==> flow/design.v <==
`timescale 1ns / 1ps
module cordic_sin(
    I_rst_n,         
    I_clk,           
    I_phase,         
    O_cos,           
    O_sin           
    );
    input wire I_rst_n;
    input wire I_clk;
    input wire [14 - 1: 0] I_phase;
    output reg [14 - 1: 0] O_cos ;
    output reg [14 - 1: 0] O_sin ;
    wire [14 - 1: 0] S_cos_0 = 14'd4477;
    wire [14 - 1: 0] S_sin_0 = 0;
    reg [14 - 1: 0] R_cos_1 ;
    reg [14 - 1: 0] R_sin_1 ;
    reg [14 - 1: 0] R_phs_1 ;
    reg [14 - 1: 0] R_cos_2 ;
    reg [14 - 1: 0] R_sin_2 ;
    reg [14 - 1: 0] R_phs_2 ;
    reg [14 - 1: 0] R_cos_3 ;
    reg [14 - 1: 0] R_sin_3 ;
    reg [14 - 1: 0] R_phs_3 ;
    reg [14 - 1: 0] R_cos_4 ;
    reg [14 - 1: 0] R_sin_4 ;
    reg [14 - 1: 0] R_phs_4 ;
    reg [14 - 1: 0] R_cos_5 ;
    reg [14 - 1: 0] R_sin_5 ;
    reg [14 - 1: 0] R_phs_5 ;
    reg [14 - 1: 0] R_cos_6 ;
    reg [14 - 1: 0] R_sin_6 ;
    reg [14 - 1: 0] R_phs_6 ;
    reg [14 - 1: 0] R_cos_7 ;
    reg [14 - 1: 0] R_sin_7 ;
    reg [14 - 1: 0] R_phs_7 ;
    reg [14 - 1: 0] R_cos_8 ;
    reg [14 - 1: 0] R_sin_8 ;
    reg [14 - 1: 0] R_phs_8 ;
    reg [14 - 1: 0] R_cos_9 ;
    reg [14 - 1: 0] R_sin_9 ;
    reg [14 - 1: 0] R_phs_9 ;
    reg [14 - 1: 0] R_cos_10 ;
    reg [14 - 1: 0] R_sin_10 ;
    reg [14 - 1: 0] R_phs_10 ;
    reg [14 - 1: 0] R_cos_11 ;
    reg [14 - 1: 0] R_sin_11 ;
    reg [14 - 1: 0] R_phs_11 ;
    reg [14 - 1: 0] R_cos_12 ;
    reg [14 - 1: 0] R_sin_12 ;
    reg [14 - 1: 0] R_phs_12 ;
    always@(posedge I_clk)
    begin
        if (I_rst_n == 1'b0) begin
            R_cos_1 <= 0;
            R_sin_1 <= 0;
            R_phs_1 <= 0;  
        end
        else begin
            if (I_phase[14 - 1] == 1'b0) begin
                R_cos_1 <= S_cos_0;
                R_sin_1 <= S_sin_0 + S_cos_0;
                R_phs_1 <= I_phase - 14'd1024;
            end
            else begin
                R_cos_1 <= S_cos_0;          
                R_sin_1 <= S_sin_0 - S_cos_0;          
                R_phs_1 <= I_phase + 14'd1024;
            end
        end
    end
    always@(posedge I_clk)                           
    begin                                            
        if (I_rst_n == 1'b0) begin                   
            R_cos_2 <= 0;                            
            R_sin_2 <= 0;                            
            R_phs_2 <= 0;                            
        end                                          
        else begin                                   
            if (R_phs_1[14 - 1] == 1'b0) begin
                R_cos_2 <= R_cos_1 - {R_sin_1[14-1],R_sin_1[14 - 1:1]};                
                R_sin_2 <= R_sin_1 + {R_cos_1[14-1],R_cos_1[14 - 1:1]};                   
                R_phs_2 <= R_phs_1 - 14'd605;        
            end                                      
            else begin                               
                R_cos_2 <= R_cos_1 + {R_sin_1[14-1],R_sin_1[14 - 1:1]};             
                R_sin_2 <= R_sin_1 - {R_cos_1[14-1],R_cos_1[14 - 1:1]};                   
                R_phs_2 <= R_phs_1 + 14'd605;        
            end                                      
        end                                          
    end
    always@(posedge I_clk)                                                           
    begin                                                                            
        if (I_rst_n == 1'b0) begin                                                   
            R_cos_3 <= 0;                                                            
            R_sin_3 <= 0;                                                            
            R_phs_3 <= 0;                                                            
        end                                                                          
        else begin                                                                   
            if (R_phs_2[14 - 1] == 1'b0) begin                                
                R_cos_3 <= R_cos_2 - {R_sin_2[14-1],R_sin_2[14-1],R_sin_2[14 - 1:2]};
                R_sin_3 <= R_sin_2 + {R_cos_2[14-1],R_cos_2[14-1],R_cos_2[14 - 1:2]};
                R_phs_3 <= R_phs_2 - 14'd319;                                        
            end                                                                      
            else begin                                                               
                R_cos_3 <= R_cos_2 + {R_sin_2[14-1],R_sin_2[14-1],R_sin_2[14 - 1:2]};
                R_sin_3 <= R_sin_2 - {R_cos_2[14-1],R_cos_2[14-1],R_cos_2[14 - 1:2]};
                R_phs_3 <= R_phs_2 + 14'd319;                                        
            end                                                                      
        end                                                                          
    end
    always@(posedge I_clk)                                                                                
    begin                                                                                                 
        if (I_rst_n == 1'b0) begin                                                                        
            R_cos_4 <= 0;                                                                                 
            R_sin_4 <= 0;                                                                                 
            R_phs_4 <= 0;                                                                                 
        end                                                                                               
        else begin                                                                                        
            if (R_phs_3[14 - 1] == 1'b0) begin                                                     
                R_cos_4 <= R_cos_3 - {R_sin_3[14-1],R_sin_3[14-1],R_sin_3[14-1],R_sin_3[14 - 1:3]};
                R_sin_4 <= R_sin_3 + {R_cos_3[14-1],R_cos_3[14-1],R_cos_3[14-1],R_cos_3[14 - 1:3]};
                R_phs_4 <= R_phs_3 - 14'd162;                                                             
            end                                                                                           
            else begin                                                                                    
                R_cos_4 <= R_cos_3 + {R_sin_3[14-1],R_sin_3[14-1],R_sin_3[14-1],R_sin_3[14 - 1:3]};
                R_sin_4 <= R_sin_3 - {R_cos_3[14-1],R_cos_3[14-1],R_cos_3[14-1],R_cos_3[14 - 1:3]};
                R_phs_4 <= R_phs_3 + 14'd162;                                                             
            end                                                                                           
        end                                                                                               
    end
    always@(posedge I_clk)                                                                                                     
    begin                                                                                                                      
        if (I_rst_n == 1'b0) begin                                                                                             
            R_cos_5 <= 0;                                                                                                      
            R_sin_5 <= 0;                                                                                                      
            R_phs_5 <= 0;                                                                                                      
        end                                                                                                                    
        else begin                                                                                                             
            if (R_phs_4[14 - 1] == 1'b0) begin                                                                          
                R_cos_5 <= R_cos_4 - {R_sin_4[14-1],R_sin_4[14-1],R_sin_4[14-1],R_sin_4[14-1],R_sin_4[14 - 1:4]};
                R_sin_5 <= R_sin_4 + {R_cos_4[14-1],R_cos_4[14-1],R_cos_4[14-1],R_cos_4[14-1],R_cos_4[14 - 1:4]};
                R_phs_5 <= R_phs_4 - 14'd81;                                                                                  
            end                                                                                                                
            else begin                                                                                                         
                R_cos_5 <= R_cos_4 + {R_sin_4[14-1],R_sin_4[14-1],R_sin_4[14-1],R_sin_4[14-1],R_sin_4[14 - 1:4]};
                R_sin_5 <= R_sin_4 - {R_cos_4[14-1],R_cos_4[14-1],R_cos_4[14-1],R_cos_4[14-1],R_cos_4[14 - 1:4]};
                R_phs_5 <= R_phs_4 + 14'd81;                                                                                  
            end                                                                                                                
        end                                                                                                                    
    end
    always@(posedge I_clk)                                                                                                                          
    begin                                                                                                                                           
        if (I_rst_n == 1'b0) begin                                                                                                                  
            R_cos_6 <= 0;                                                                                                                           
            R_sin_6 <= 0;                                                                                                                           
            R_phs_6 <= 0;                                                                                                                           
        end                                                                                                                                         
        else begin                                                                                                                                  
            if (R_phs_5[14 - 1] == 1'b0) begin                                                                                               
                R_cos_6 <= R_cos_5 - {R_sin_5[14-1],R_sin_5[14-1],R_sin_5[14-1],R_sin_5[14-1],R_sin_5[14-1],R_sin_5[14 - 1:5]};
                R_sin_6 <= R_sin_5 + {R_cos_5[14-1],R_cos_5[14-1],R_cos_5[14-1],R_cos_5[14-1],R_cos_5[14-1],R_cos_5[14 - 1:5]};
                R_phs_6 <= R_phs_5 - 14'd41;                                                                                                       
            end                                                                                                                                     
            else begin                                                                                                                              
                R_cos_6 <= R_cos_5 + {R_sin_5[14-1],R_sin_5[14-1],R_sin_5[14-1],R_sin_5[14-1],R_sin_5[14-1],R_sin_5[14 - 1:5]};
                R_sin_6 <= R_sin_5 - {R_cos_5[14-1],R_cos_5[14-1],R_cos_5[14-1],R_cos_5[14-1],R_cos_5[14-1],R_cos_5[14 - 1:5]};
                R_phs_6 <= R_phs_5 + 14'd41;                                                                                                       
            end                                                                                                                                     
        end                                                                                                                                         
    end
    always@(posedge I_clk)                                                                                                                                                
    begin                                                                                                                                                                 
        if (I_rst_n == 1'b0) begin                                                                                                                                        
            R_cos_7 <= 0;                                                                                                                                                 
            R_sin_7 <= 0;                                                                                                                                                 
            R_phs_7 <= 0;                                                                                                                                                 
        end                                                                                                                                                               
        else begin                                                                                                                                                        
            if (R_phs_6[14 - 1] == 1'b0) begin                                                                                                                     
                R_cos_7 <= R_cos_6 - {R_sin_6[14-1],R_sin_6[14-1],R_sin_6[14-1],R_sin_6[14-1],R_sin_6[14-1],R_sin_6[14-1],R_sin_6[14 - 1:6]}; 
                R_sin_7 <= R_sin_6 + {R_cos_6[14-1],R_cos_6[14-1],R_cos_6[14-1],R_cos_6[14-1],R_cos_6[14-1],R_cos_6[14-1],R_cos_6[14 - 1:6]}; 
                R_phs_7 <= R_phs_6 - 14'd20;                                                                                                                             
            end                                                                                                                                                           
            else begin                                                                                                                                                    
                R_cos_7 <= R_cos_6 + {R_sin_6[14-1],R_sin_6[14-1],R_sin_6[14-1],R_sin_6[14-1],R_sin_6[14-1],R_sin_6[14-1],R_sin_6[14 - 1:6]}; 
                R_sin_7 <= R_sin_6 - {R_cos_6[14-1],R_cos_6[14-1],R_cos_6[14-1],R_cos_6[14-1],R_cos_6[14-1],R_cos_6[14-1],R_cos_6[14 - 1:6]}; 
                R_phs_7 <= R_phs_6 + 14'd20;                                                                                                                             
            end                                                                                                                                                           
        end                                                                                                                                                               
    end                                                                                                                                                                   
    always@(posedge I_clk)                                                                                                                                                                    
    begin                                                                                                                                                                                     
        if (I_rst_n == 1'b0) begin                                                                                                                                                            
            R_cos_8 <= 0;                                                                                                                                                                     
            R_sin_8 <= 0;                                                                                                                                                                     
            R_phs_8 <= 0;                                                                                                                                                                     
        end                                                                                                                                                                                   
        else begin                                                                                                                                                                            
            if (R_phs_7[14 - 1] == 1'b0) begin                                                                                                                                         
                R_cos_8 <= R_cos_7 - {R_sin_7[14-1],R_sin_7[14-1],R_sin_7[14-1],R_sin_7[14-1],R_sin_7[14-1],R_sin_7[14-1],R_sin_7[14-1],R_sin_7[14 - 1:7]};
                R_sin_8 <= R_sin_7 + {R_cos_7[14-1],R_cos_7[14-1],R_cos_7[14-1],R_cos_7[14-1],R_cos_7[14-1],R_cos_7[14-1],R_cos_7[14-1],R_cos_7[14 - 1:7]};
                R_phs_8 <= R_phs_7 - 14'd10;                                                                                                                                                 
            end                                                                                                                                                                               
            else begin                                                                                                                                                                        
                R_cos_8 <= R_cos_7 + {R_sin_7[14-1],R_sin_7[14-1],R_sin_7[14-1],R_sin_7[14-1],R_sin_7[14-1],R_sin_7[14-1],R_sin_7[14-1],R_sin_7[14 - 1:7]};
                R_sin_8 <= R_sin_7 - {R_cos_7[14-1],R_cos_7[14-1],R_cos_7[14-1],R_cos_7[14-1],R_cos_7[14-1],R_cos_7[14-1],R_cos_7[14-1],R_cos_7[14 - 1:7]};
                R_phs_8 <= R_phs_7 + 14'd10;                                                                                                                                                 
            end                                                                                                                                                                               
        end                                                                                                                                                                                   
    end 
    always@(posedge I_clk)                                                                                                                                                                                                     
    begin                                                                                                                                                                                                                      
        if (I_rst_n == 1'b0) begin                                                                                                                                                                                             
            R_cos_9 <= 0;                                                                                                                                                                                                      
            R_sin_9 <= 0;                                                                                                                                                                                                      
            R_phs_9 <= 0;                                                                                                                                                                                                      
        end                                                                                                                                                                                                                    
        else begin                                                                                                                                                                                                             
            if (R_phs_8[14 - 1] == 1'b0) begin                                                                                                                                                                          
                R_cos_9 <= R_cos_8 - {R_sin_8[14-1],R_sin_8[14-1],R_sin_8[14-1],R_sin_8[14-1],R_sin_8[14-1],R_sin_8[14-1],R_sin_8[14-1],R_sin_8[14-1],R_sin_8[14 - 1:8]};            
                R_sin_9 <= R_sin_8 + {R_cos_8[14-1],R_cos_8[14-1],R_cos_8[14-1],R_cos_8[14-1],R_cos_8[14-1],R_cos_8[14-1],R_cos_8[14-1],R_cos_8[14-1],R_cos_8[14 - 1:8]};            
                R_phs_9 <= R_phs_8 - 14'd5;                                                                                                                                                                                  
            end                                                                                                                                                                                                                
            else begin                                                                                                                                                                                                         
                R_cos_9 <= R_cos_8 + {R_sin_8[14-1],R_sin_8[14-1],R_sin_8[14-1],R_sin_8[14-1],R_sin_8[14-1],R_sin_8[14-1],R_sin_8[14-1],R_sin_8[14-1],R_sin_8[14 - 1:8]};             
                R_sin_9 <= R_sin_8 - {R_cos_8[14-1],R_cos_8[14-1],R_cos_8[14-1],R_cos_8[14-1],R_cos_8[14-1],R_cos_8[14-1],R_cos_8[14-1],R_cos_8[14-1],R_cos_8[14 - 1:8]};             
                R_phs_9 <= R_phs_8 + 14'd5;                                                                                                                                                                                  
            end                                                                                                                                                                                                                
        end                                                                                                                                                                                                                    
    end
    always@(posedge I_clk)                                                                                                                                                                                                                       
    begin                                                                                                                                                                                                                                        
        if (I_rst_n == 1'b0) begin                                                                                                                                                                                                               
            R_cos_10 <= 0;                                                                                                                                                                                                                        
            R_sin_10 <= 0;                                                                                                                                                                                                                        
            R_phs_10 <= 0;                                                                                                                                                                                                                        
        end                                                                                                                                                                                                                                      
        else begin                                                                                                                                                                                                                               
            if (R_phs_9[14 - 1] == 1'b0) begin                                                                                                                                                                                            
                R_cos_10 <= R_cos_9 - {R_sin_9[14-1],R_sin_9[14-1],R_sin_9[14-1],R_sin_9[14-1],R_sin_9[14-1],R_sin_9[14-1],R_sin_9[14-1],R_sin_9[14-1],R_sin_9[14-1],R_sin_9[14 - 1:9]};         
                R_sin_10 <= R_sin_9 + {R_cos_9[14-1],R_cos_9[14-1],R_cos_9[14-1],R_cos_9[14-1],R_cos_9[14-1],R_cos_9[14-1],R_cos_9[14-1],R_cos_9[14-1],R_cos_9[14-1],R_cos_9[14 - 1:9]};         
                R_phs_10 <= R_phs_9 - 14'd3;                                                                                                                                                                                                    
            end                                                                                                                                                                                                                                  
            else begin                                                                                                                                                                                                                           
                R_cos_10 <= R_cos_9 + {R_sin_9[14-1],R_sin_9[14-1],R_sin_9[14-1],R_sin_9[14-1],R_sin_9[14-1],R_sin_9[14-1],R_sin_9[14-1],R_sin_9[14-1],R_sin_9[14-1],R_sin_9[14 - 1:9]};          
                R_sin_10 <= R_sin_9 - {R_cos_9[14-1],R_cos_9[14-1],R_cos_9[14-1],R_cos_9[14-1],R_cos_9[14-1],R_cos_9[14-1],R_cos_9[14-1],R_cos_9[14-1],R_cos_9[14-1],R_cos_9[14 - 1:9]};          
                R_phs_10 <= R_phs_9 + 14'd3;                                                                                                                                                                                                    
            end                                                                                                                                                                                                                                  
        end                                                                                                                                                                                                                                      
    end                                                                                                                                                                                                                                                        
    always@(posedge I_clk)                                                                                                                                                                                                                                     
    begin                                                                                                                                                                                                                                                      
        if (I_rst_n == 1'b0) begin                                                                                                                                                                                                                             
            R_cos_11 <= 0;                                                                                                                                                                                                                                     
            R_sin_11 <= 0;                                                                                                                                                                                                                                     
            R_phs_11 <= 0;                                                                                                                                                                                                                                     
        end                                                                                                                                                                                                                                                    
        else begin                                                                                                                                                                                                                                             
            if (R_phs_10[14 - 1] == 1'b0) begin                                                                                                                                                                                                          
                R_cos_11 <= R_cos_10 - {R_sin_10[14-1],R_sin_10[14-1],R_sin_10[14-1],R_sin_10[14-1],R_sin_10[14-1],R_sin_10[14-1],R_sin_10[14-1],R_sin_10[14-1],R_sin_10[14-1],R_sin_10[14-1],R_sin_10[14 - 1:10]}; 
                R_sin_11 <= R_sin_10 + {R_cos_10[14-1],R_cos_10[14-1],R_cos_10[14-1],R_cos_10[14-1],R_cos_10[14-1],R_cos_10[14-1],R_cos_10[14-1],R_cos_10[14-1],R_cos_10[14-1],R_cos_10[14-1],R_cos_10[14 - 1:10]}; 
                R_phs_11 <= R_phs_10 - 14'd1;                                                                                                                                                                                                                
            end                                                                                                                                                                                                                                                
            else begin                                                                                                                                                                                                                                         
                R_cos_11 <= R_cos_10 + {R_sin_10[14-1],R_sin_10[14-1],R_sin_10[14-1],R_sin_10[14-1],R_sin_10[14-1],R_sin_10[14-1],R_sin_10[14-1],R_sin_10[14-1],R_sin_10[14-1],R_sin_10[14-1],R_sin_10[14 - 1:10]};
                R_sin_11 <= R_sin_10 - {R_cos_10[14-1],R_cos_10[14-1],R_cos_10[14-1],R_cos_10[14-1],R_cos_10[14-1],R_cos_10[14-1],R_cos_10[14-1],R_cos_10[14-1],R_cos_10[14-1],R_cos_10[14-1],R_cos_10[14 - 1:10]};
                R_phs_11 <= R_phs_10 + 14'd1;                                                                                                                                                                                                                
            end                                                                                                                                                                                                                                                
        end                                                                                                                                                                                                                                                    
    end                                                                                                                                                                                                                                                                                                                                                          
    always@(posedge I_clk)                                                                                                                                                                                                                                     
    begin                                                                                                                                                                                                                                                      
        if (I_rst_n == 1'b0) begin                                                                                                                                                                                                                             
            R_cos_12 <= 0;                                                                                                                                                                                                                                     
            R_sin_12 <= 0;                                                                                                                                                                                                                                     
            R_phs_12 <= 0;                                                                                                                                                                                                                                     
        end                                                                                                                                                                                                                                                    
        else begin                                                                                                                                                                                                                                             
            if (R_phs_11[14 - 1] == 1'b0) begin                                                                                                                                                                                                          
                R_cos_12 <= R_cos_11 - {R_sin_11[14-1],R_sin_11[14-1],R_sin_11[14-1],R_sin_11[14-1],R_sin_11[14-1],R_sin_11[14-1],R_sin_11[14-1],R_sin_11[14-1],R_sin_11[14-1],R_sin_11[14-1],R_sin_11[14-1],R_sin_11[14 - 1:11]}; 
                R_sin_12 <= R_sin_11 + {R_cos_11[14-1],R_cos_11[14-1],R_cos_11[14-1],R_cos_11[14-1],R_cos_11[14-1],R_cos_11[14-1],R_cos_11[14-1],R_cos_11[14-1],R_cos_11[14-1],R_cos_11[14-1],R_cos_11[14-1],R_cos_11[14 - 1:11]}; 
                R_phs_12 <= R_phs_11 - 14'd1;                                                                                                                                                                                                                
            end                                                                                                                                                                                                                                                
            else begin                                                                                                                                                                                                                                         
                R_cos_12 <= R_cos_11 + {R_sin_11[14-1],R_sin_11[14-1],R_sin_11[14-1],R_sin_11[14-1],R_sin_11[14-1],R_sin_11[14-1],R_sin_11[14-1],R_sin_11[14-1],R_sin_11[14-1],R_sin_11[14-1],R_sin_11[14-1],R_sin_11[14 - 1:11]};
                R_sin_12 <= R_sin_11 - {R_cos_11[14-1],R_cos_11[14-1],R_cos_11[14-1],R_cos_11[14-1],R_cos_11[14-1],R_cos_11[14-1],R_cos_11[14-1],R_cos_11[14-1],R_cos_11[14-1],R_cos_11[14-1],R_cos_11[14-1],R_cos_11[14 - 1:11]};
                R_phs_12 <= R_phs_11 + 14'd1;                                                                                                                                                                                                                
            end                                                                                                                                                                                                                                                
        end                                                                                                                                                                                                                                                    
    end
    always@(posedge I_clk)                                                                                                                                                                                                                                     
    begin                                                                                                                                                                                                                                                      
        if (I_rst_n == 1'b0) begin                                                                                                                                                                                                                             
            O_cos <= 0;                                                                                                                                                                                                                                     
            O_sin <= 0;                                                                                                                                                                                                                                                                                                                                                                                                                                                                         
        end                                                                                                                                                                                                                                                    
        else begin                                                                                                                                                                                                                                             
            if (R_phs_12[14 - 1] == 1'b0) begin                                                                                                                                                                                                          
                O_cos <= R_cos_12 - {R_sin_12[14-1],R_sin_12[14-1],R_sin_12[14-1],R_sin_12[14-1],R_sin_12[14-1],R_sin_12[14-1],R_sin_12[14-1],R_sin_12[14-1],R_sin_12[14-1],R_sin_12[14-1],R_sin_12[14-1],R_sin_12[14-1],R_sin_12[14 - 1:12]}; 
                O_sin <= R_sin_12 + {R_cos_12[14-1],R_cos_12[14-1],R_cos_12[14-1],R_cos_12[14-1],R_cos_12[14-1],R_cos_12[14-1],R_cos_12[14-1],R_cos_12[14-1],R_cos_12[14-1],R_cos_12[14-1],R_cos_12[14-1],R_cos_12[14-1],R_cos_12[14 - 1:12]};                                                                                                                                                                                                             
            end                                                                                                                                                                                                                                                
            else begin                                                                                                                                                                                                                                         
                O_cos <= R_cos_12 + {R_sin_12[14-1],R_sin_12[14-1],R_sin_12[14-1],R_sin_12[14-1],R_sin_12[14-1],R_sin_12[14-1],R_sin_12[14-1],R_sin_12[14-1],R_sin_12[14-1],R_sin_12[14-1],R_sin_12[14-1],R_sin_12[14-1],R_sin_12[14 - 1:12]};
                O_sin <= R_sin_12 - {R_cos_12[14-1],R_cos_12[14-1],R_cos_12[14-1],R_cos_12[14-1],R_cos_12[14-1],R_cos_12[14-1],R_cos_12[14-1],R_cos_12[14-1],R_cos_12[14-1],R_cos_12[14-1],R_cos_12[14-1],R_cos_12[14-1],R_cos_12[14 - 1:12]};                                                                                                                                                                                                          
            end                                                                                                                                                                                                                                                
        end                                                                                                                                                                                                                                                    
    end
endmodule
`timescale 1ns / 1ps
module cordic_native(
    I_rst_n,                 
    I_clk,                   
    I_init_phase,            
    I_change_phase,           
    I_inc_phase,             
    O_cos,                   
    O_sin                    
    );
    input wire I_rst_n;
    input wire I_clk;
    input wire [14 - 1: 0] I_init_phase;
    input wire I_change_phase;
    input wire [14 - 1: 0] I_inc_phase;
    output reg [14 - 1: 0] O_cos;
    output reg [14 - 1: 0] O_sin;
    reg [14 - 1: 0] R_current_phase ;
    wire [14 - 1: 0] S_cos;
    wire [14 - 1: 0] S_sin;
    parameter DIR_FWD = 1'b0;
    parameter DIR_BAK = 1'b1;
    reg R_phase_dir ;
    reg R_cos_dir ;
    parameter MAX_PHASE = 14'd2047;
    parameter MIN_PHASE = -14'd2048;
    wire S_reach_top;  
    assign S_reach_top = (R_current_phase[14 - 1]==0)&&(R_current_phase + I_inc_phase > MAX_PHASE);
    wire S_reach_bottom;  
    assign S_reach_bottom = (R_current_phase[14 - 1]==1)&&(R_current_phase - I_inc_phase < MIN_PHASE);
    always@(posedge I_clk)
    begin
        if (I_rst_n == 0) R_phase_dir <= DIR_FWD;
        else begin
            if (R_phase_dir == DIR_FWD)
                if (S_reach_top) R_phase_dir <= DIR_BAK;
                else R_phase_dir <= DIR_FWD;
            else  
            begin
                if (S_reach_bottom) R_phase_dir <= DIR_FWD;
                else R_phase_dir <= DIR_BAK;
            end
        end
    end
    always @(posedge I_clk)
    begin
        if (I_rst_n == 0) R_current_phase <= I_init_phase;
        else if (I_change_phase == 1'b1) R_current_phase <= I_init_phase;
        else 
            case(R_phase_dir)
            DIR_FWD: if (S_reach_top) R_current_phase <= MAX_PHASE - (R_current_phase + I_inc_phase - MAX_PHASE);
                     else R_current_phase <= R_current_phase + I_inc_phase;
            DIR_BAK: if (S_reach_bottom) R_current_phase <= MIN_PHASE + (R_current_phase - I_inc_phase - MIN_PHASE);
                     else R_current_phase <= R_current_phase - I_inc_phase;
            endcase
    end 
    cordic_sin cordic_sin_inst(
       .I_rst_n(I_rst_n),         
       .I_clk(I_clk),           
       .I_phase(R_current_phase),         
       .O_cos(S_cos),           
       .O_sin(S_sin)           
       );
   reg [13-1:0] R_dir_delay ;
   always @(posedge I_clk)
   begin
       R_dir_delay[0] <= R_phase_dir;
       R_dir_delay[1] <= R_dir_delay[0];
       R_dir_delay[2] <= R_dir_delay[1];
       R_dir_delay[3] <= R_dir_delay[2];
       R_dir_delay[4] <= R_dir_delay[3];
       R_dir_delay[5] <= R_dir_delay[4];
       R_dir_delay[6] <= R_dir_delay[5];
       R_dir_delay[7] <= R_dir_delay[6];
       R_dir_delay[8] <= R_dir_delay[7];
       R_dir_delay[9] <= R_dir_delay[8];
       R_dir_delay[10] <= R_dir_delay[9];
       R_dir_delay[11] <= R_dir_delay[10];
       R_dir_delay[12] <= R_dir_delay[11];
       R_cos_dir <= R_dir_delay[12];
   end
   always @(posedge I_clk)
   begin
       O_sin <= S_sin;
       if (R_cos_dir == DIR_FWD) O_cos <= S_cos;
       else O_cos <= -S_cos;
   end
endmodule
* From RTL to reports: cordic_native *
Tool output for the design above before and after an edit, in the order of the flow.
"original" refers to lines of the RTL above, "edited" to lines of the edited file.
"difference" is "edited" less "original", of the values as shown.
Cell names lack the library's common part.
The mark n/a stands for no value.

set-up
  top = cordic_native
  clock = I_clk
  standard-cell library = sky130hd
  corner = tt_025C_1v80

* Edit of the RTL *
Unified diff, file above to edited file.
This change comes from a script, not from a designer. The edited design behaves differently; no optimisation was intended.

begin of diff
@@ -219,5 +219,5 @@
         else begin                                                                                                                                                                                                             
             if (R_phs_8[14 - 1] == 1'b0) begin                                                                                                                                                                          
-                R_cos_9 <= R_cos_8 - {R_sin_8[14-1],R_sin_8[14-1],R_sin_8[14-1],R_sin_8[14-1],R_sin_8[14-1],R_sin_8[14-1],R_sin_8[14-1],R_sin_8[14-1],R_sin_8[14 - 1:8]};            
+                R_cos_9 <= R_cos_8 + {R_sin_8[14-1],R_sin_8[14-1],R_sin_8[14-1],R_sin_8[14-1],R_sin_8[14-1],R_sin_8[14-1],R_sin_8[14-1],R_sin_8[14-1],R_sin_8[14 - 1:8]};            
                 R_sin_9 <= R_sin_8 + {R_cos_8[14-1],R_cos_8[14-1],R_cos_8[14-1],R_cos_8[14-1],R_cos_8[14-1],R_cos_8[14-1],R_cos_8[14-1],R_cos_8[14-1],R_cos_8[14 - 1:8]};            
                 R_phs_9 <= R_phs_8 - 14'd5;                                                                                                                                                                                  
end of diff

* Word level *
Counts by Yosys on the flattened word-level netlist (proc, flatten, opt, wreduce; memories kept). Register bits leave out memories and registers merged into their read ports (data or address); mux counts leave out enables and synchronous resets folded into registers. Print and check cells are left out. Cells with the same type and inputs are merged into one.

word-level totals
  element                original  edited  difference
  output and inout bits  28        28      0
  register bits          589       589     0
  bits of input ports    31        31      0
  elaborated cells       176       174     -2

operators by class
  element                           original  edited  difference
  reductions and logical operators  2         2       0
  add/subtract/negate cells         79        78      -1
  bitwise operators                 2         2       0
  order comparisons                 2         2       0
  mux-type cells                    47        46      -1

operators with widths
  kind                                                                        original  edited  difference
  14-bit 2-to-1 mux                                                           42        41      -1
  14-bit subtractor                                                           25        24      -1
  14-bit adder                                                                25        25      0
  1-bit 2-to-1 mux                                                            3         3       0
  14-bit by 1-bit adder with 14-bit output with constant B                    2         2       0
  1-bit logical AND                                                           2         2       0
  1-bit inverter                                                              2         2       0
  14-bit by 1-bit subtractor with 14-bit output with constant B               2         2       0
  14-bit by 11-bit subtractor with 14-bit output with constant B              2         2       0
  14-bit by 10-bit adder with 14-bit output with constant B                   1         1       0
  14-bit by 11-bit adder with 14-bit output with constant B                   1         1       0
  14-bit adder with constant A                                                1         1       0
  14-bit by 2-bit adder with 14-bit output with constant B                    1         1       0
  14-bit by 3-bit adder with 14-bit output with constant B                    1         1       0
  14-bit by 4-bit adder with 14-bit output with constant B                    1         1       0
  14-bit by 5-bit adder with 14-bit output with constant B                    1         1       0
  14-bit by 6-bit adder with 14-bit output with constant B                    1         1       0
  14-bit by 7-bit adder with 14-bit output with constant B                    1         1       0
  14-bit by 8-bit adder with 14-bit output with constant B                    1         1       0
  14-bit by 9-bit adder with 14-bit output with constant B                    1         1       0
  14-bit by 11-bit greater-than comparator with 1-bit output with constant B  1         1       0
  14-bit < comparator with constant B                                         1         1       0
  13-bit 2-to-1 mux                                                           1         1       0
  14-bit negation                                                             1         1       0
  14-bit parallel mux with 2-bit select                                       1         1       0
  11-bit by 14-bit subtractor with 14-bit output with constant A              1         1       0
  14-bit by 10-bit subtractor with 14-bit output with constant B              1         1       0
  14-bit subtractor with constant B                                           1         1       0

Not every row of either side is listed.

* Logic depth *
Yosys ltp: most cells in a row. Word level: on the elaborated netlist, between registers, memories and ports. Mapped: between sequential cells and ports; inverters and the memories' decode and read muxes count.

logic depth
  element                        original  edited  difference
  depth after elaboration        7         7       0
  ABC_AREA                       0         0       n/a
  depth in mapped cells          16        16      0
  gate-level depth less buffers  16        16      0

* Synthesis result *
Yosys stat after the flow's synthesis: flattened, memories mapped to cells. It holds for the ABC_AREA given above (unset counts as 0); a run with the other value may have another netlist.

cell types
  cell      original  edited  difference
  nor2_1    592       233     -359
  and2_1    71        423     +352
  a21o_1    75        196     +121
  o21bai_1  123       50      -73
  o21ai_0   203       143     -60
  a21oi_1   350       304     -46
  a211oi_1  52        13      -39
  xor2_1    161       197     +36
  o41ai_1   11        47      +36
  nor2b_1   39        70      +31
  nor3_1    173       143     -30
  a31oi_1   17        41      +24
  nand2_1   119       142     +23
  or3_1     51        28      -23
  inv_1     275       253     -22
  nand3_1   73        95      +22
  nor3b_1   42        20      -22
  and3b_1   1         19      +18

Not every row of either side is listed.

synthesis totals
  element                         original   edited     difference
  standard cells after synthesis  4,224      4,191      -33
  sequential area (mm2)           0.0110306  0.0110306  0.0000000
  synthesis area (mm2)            0.0360946  0.0371156  +0.0010210
  flip-flop cells                 551        551        0
  buffer cells                    104        105        +1

The figures by module come from a second, unflattened synthesis with its own total; it is not the netlist above.

unflattened totals
  element                                        original   edited     difference
  cells (unflattened synthesis)                  4,545      4,567      +22
  area total of the unflattened synthesis (mm2)  0.0386195  0.0385695  -0.0000500

Rows give one instance, submodules left out.

by module, original
  module         sequential area (mm2)  cells  instances  area (mm2)
  cordic_sin     0.0098895              4,130  1          0.0349898
  cordic_native  0.0011411              415    1          0.0036297

by module, edited
  module         sequential area (mm2)  cells  instances  area (mm2)
  cordic_sin     0.0098895              4,152  1          0.0349398
  cordic_native  0.0011411              415    1          0.0036297

* Path before layout *
OpenSTA on the mapped netlist: ideal clock, no wires. The path of least setup slack (recovery checks aside). Input and output delay are each 20% of the period. Register names are those of the netlist, which keeps one name where synthesis merged equal registers.

timing path after synthesis
  element                            original                     edited                        difference
  path kind                          input to register            input to register             n/a
  start                              input port I_inc_phase[0]    input port I_inc_phase[0]     n/a
  end                                register R_current_phase[1]  register R_current_phase[12]  n/a
  data required time (ps)            4,931                        4,865                         -66
  arrival (ps)                       3,458                        3,512                         +54
  input delay (ps)                   1,000                        1,000                         0
  stages on the path                 12                           13                            +1
  library setup time (ps)            69                           135                           +66
  path buffers                       0                            0                             0
  period (ps)                        5,000                        5,000                         0
  setup slack (ps)                   1,473                        1,354                         -119
  launch time at the first pin (ps)  1,000                        1,000                         0
  delay of the path (ps)             2,527                        2,647                         +120
  synthesis period reached (ps)      3,527                        3,646                         +119

"delay of the path" = arrival - input delay + setup time.
"stages on the path": output pins that drive a net of the path, with the launching flip-flop's if there is one; two outputs of one cell count as two.
"synthesis period reached" = period - worst setup slack (recovery checks aside). The figure is calculated, with input and output delays left at 20% of the set period.
The rows between start and end are the longest chain of elaborated cells between them; the timing report does not say that the signal goes this way. Where chains are equally long, one stands for them.
Each line given opens the expression or statement behind the cell; cells for indexed reads and writes are added by Yosys, which also makes memories of some case tables.
A register here has more assigning lines than the two given.

between the ends, after synthesis, original
  cell sequence = ha_1 inv_1 fa_1 o21ba_2 o211a_1 o21ai_0 a21oi_1 or3_4 a31oi_2 mux2_1 mux2_2 o21ai_1
  length of the longest elaborated chain = 7
  elaborated cells between the ends (all ways) = 15
  those cells by class = 6 x add/sub; 2 x compare; 5 x mux; 2 x reduce/logical

ends and longest elaborated chain, after synthesis, original
  element                                RTL line  source
  start, declared                        324       input wire [14 - 1: 0] I_inc_phase;
  14-bit subtractor (2 in a row)         362       DIR_BAK: if (S_reach_bottom) R_current_phase <= MIN_PHASE + (R_current_phase - I_inc_phase - MIN_PHASE);
  14-bit adder                           362
  14-bit 2-to-1 mux                      362
  14-bit parallel mux with 2-bit select  359       case(R_phase_dir)
  14-bit 2-to-1 mux                      357       else if (I_change_phase == 1'b1) R_current_phase <= I_init_phase;
  14-bit 2-to-1 mux                      356       if (I_rst_n == 0) R_current_phase <= I_init_phase;
  end, assigned                          356
  end, assigned                          357
  end, declared                          327       reg [14 - 1: 0] R_current_phase ;

between the ends, after synthesis, edited
  cell sequence = ha_1 inv_1 fa_1 inv_1 ha_1 nand3_1 or3_1 a21oi_1 nor4b_2 or3b_1 nor4b_2 xor2_1 o221ai_1
  length of the longest elaborated chain = 7
  elaborated cells between the ends (all ways) = 15
  those cells by class = 6 x add/sub; 2 x compare; 5 x mux; 2 x reduce/logical

ends and longest elaborated chain, after synthesis, edited
  element                                RTL line  source
  start, declared                        324       input wire [14 - 1: 0] I_inc_phase;
  14-bit subtractor (2 in a row)         362       DIR_BAK: if (S_reach_bottom) R_current_phase <= MIN_PHASE + (R_current_phase - I_inc_phase - MIN_PHASE);
  14-bit adder                           362
  14-bit 2-to-1 mux                      362
  14-bit parallel mux with 2-bit select  359       case(R_phase_dir)
  14-bit 2-to-1 mux                      357       else if (I_change_phase == 1'b1) R_current_phase <= I_init_phase;
  14-bit 2-to-1 mux                      356       if (I_rst_n == 0) R_current_phase <= I_init_phase;
  end, assigned                          356
  end, assigned                          357
  end, declared                          327       reg [14 - 1: 0] R_current_phase ;

* Worst path after layout *
Path of least setup slack in the final report of each run of set A (OpenROAD, finished layout, wires in). Where an end is a register, its clock arrival counts in the times.
The path's times are printed in steps of 10 ps; the period is the one set.

timing path post-layout
  element                            original                     edited                       difference
  path kind                          input to register            input to register            n/a
  start                              input port I_inc_phase[0]    input port I_inc_phase[0]    n/a
  end                                register R_current_phase[1]  register R_current_phase[2]  n/a
  data required time (ps)            4,620                        4,570                        -50
  arrival (ps)                       4,060                        4,060                        0
  path buffers                       2                            1                            -1
  setup slack (ps)                   570                          510                          -60
  input delay (ps)                   820                          820                          0
  period (ps)                        4,100                        4,100                        0
  library setup time (ps)            70                           140                          +70
  stages on the path                 14                           13                           -1
  launch time at the first pin (ps)  820                          820                          0

The rows between start and end are the longest chain of elaborated cells between them; the timing report does not say that the signal goes this way. Where chains are equally long, one stands for them.
A register here has more assigning lines than the two given.

between the ends, post-layout, original
  cell sequence = clkdlybuf4s50_1 ha_1 inv_1 fa_1 o21ba_2 o211a_1 o21ai_0 a21oi_1 or3_4 a31oi_2 buf_4 mux2_1 mux2_2 o21ai_1
  length of the longest elaborated chain = 7
  elaborated cells between the ends (all ways) = 15
  those cells by class = 6 x add/sub; 2 x compare; 5 x mux; 2 x reduce/logical

ends and longest elaborated chain, post-layout, original
  element                                RTL line  source
  start, declared                        324       input wire [14 - 1: 0] I_inc_phase;
  14-bit subtractor (2 in a row)         362       DIR_BAK: if (S_reach_bottom) R_current_phase <= MIN_PHASE + (R_current_phase - I_inc_phase - MIN_PHASE);
  14-bit adder                           362
  14-bit 2-to-1 mux                      362
  14-bit parallel mux with 2-bit select  359       case(R_phase_dir)
  14-bit 2-to-1 mux                      357       else if (I_change_phase == 1'b1) R_current_phase <= I_init_phase;
  14-bit 2-to-1 mux                      356       if (I_rst_n == 0) R_current_phase <= I_init_phase;
  end, assigned                          356
  end, assigned                          357
  end, declared                          327       reg [14 - 1: 0] R_current_phase ;

between the ends, post-layout, edited
  cell sequence = clkdlybuf4s50_1 ha_1 inv_1 fa_1 nor2_1 o221ai_2 a2111oi_0 nor2_1 xnor2_2 nand3_1 o311ai_1 xor2_1 o21ai_1
  length of the longest elaborated chain = 7
  elaborated cells between the ends (all ways) = 15
  those cells by class = 6 x add/sub; 2 x compare; 5 x mux; 2 x reduce/logical

ends and longest elaborated chain, post-layout, edited
  element                                RTL line  source
  start, declared                        324       input wire [14 - 1: 0] I_inc_phase;
  14-bit subtractor (2 in a row)         362       DIR_BAK: if (S_reach_bottom) R_current_phase <= MIN_PHASE + (R_current_phase - I_inc_phase - MIN_PHASE);
  14-bit adder                           362
  14-bit 2-to-1 mux                      362
  14-bit parallel mux with 2-bit select  359       case(R_phase_dir)
  14-bit 2-to-1 mux                      357       else if (I_change_phase == 1'b1) R_current_phase <= I_init_phase;
  14-bit 2-to-1 mux                      356       if (I_rst_n == 0) R_current_phase <= I_init_phase;
  end, assigned                          356
  end, assigned                          357
  end, declared                          327       reg [14 - 1: 0] R_current_phase ;

* Layout results *
Both versions went through the flow (Yosys, OpenROAD) with the same settings in each pair. Constraints: input delay and output delay 20% of the set period each, output load 0.01 pF.

settings, set A
  CORE_UTILIZATION = 40
  period_ns = 4.1
  CAP_MARGIN = 20
  CORE_MARGIN = 2
  SLEW_MARGIN = 20

final reports, set A
  element                              original   edited     difference
  smallest hold slack (ps)             323        324        +1
  chip area in the Yosys report (mm2)  0.0360946  0.0371156  +0.0010210
  worst slack on setup checks (ps)     567        511        -56
  setup total negative slack (ps)      0          0          0
  reached clock period (ps)            3,533      3,589      +56
  std-cell area (final layout) (mm2)   0.040435   0.041471   +0.001036
  area inside the die boundary (mm2)   0.0926563  0.0952401  +0.0025838
  utilization after layout (%)         45.1       45.2       +0.1

settings, set B
  CAP_MARGIN = 15
  CELL_PAD_IN_SITES_DETAIL_PLACEMENT = 0
  CORE_MARGIN = 10
  CORE_UTILIZATION = 43
  PLACE_DENSITY_LB_ADDON = 0.26
  SETUP_SLACK_MARGIN = -0.1
  period_ns = 5.49
  SLEW_MARGIN = 20

final reports, set B
  element                              original   edited     difference
  smallest hold slack (ps)             318        313        -5
  chip area in the Yosys report (mm2)  0.0360946  0.0371156  +0.0010210
  worst slack on setup checks (ps)     1,469      1,440      -29
  setup total negative slack (ps)      0          0          0
  reached clock period (ps)            4,021      4,050      +29
  std-cell area (final layout) (mm2)   0.0398782  0.0411858  +0.0013076
  area inside the die boundary (mm2)   0.0959296  0.0984673  +0.0025377
  utilization after layout (%)         47.8       48.2       +0.4

By "reached clock period" is meant the clock period of the run minus its worst setup slack. This is arithmetic on one report: input and output delays are still those of the set period (20% each).
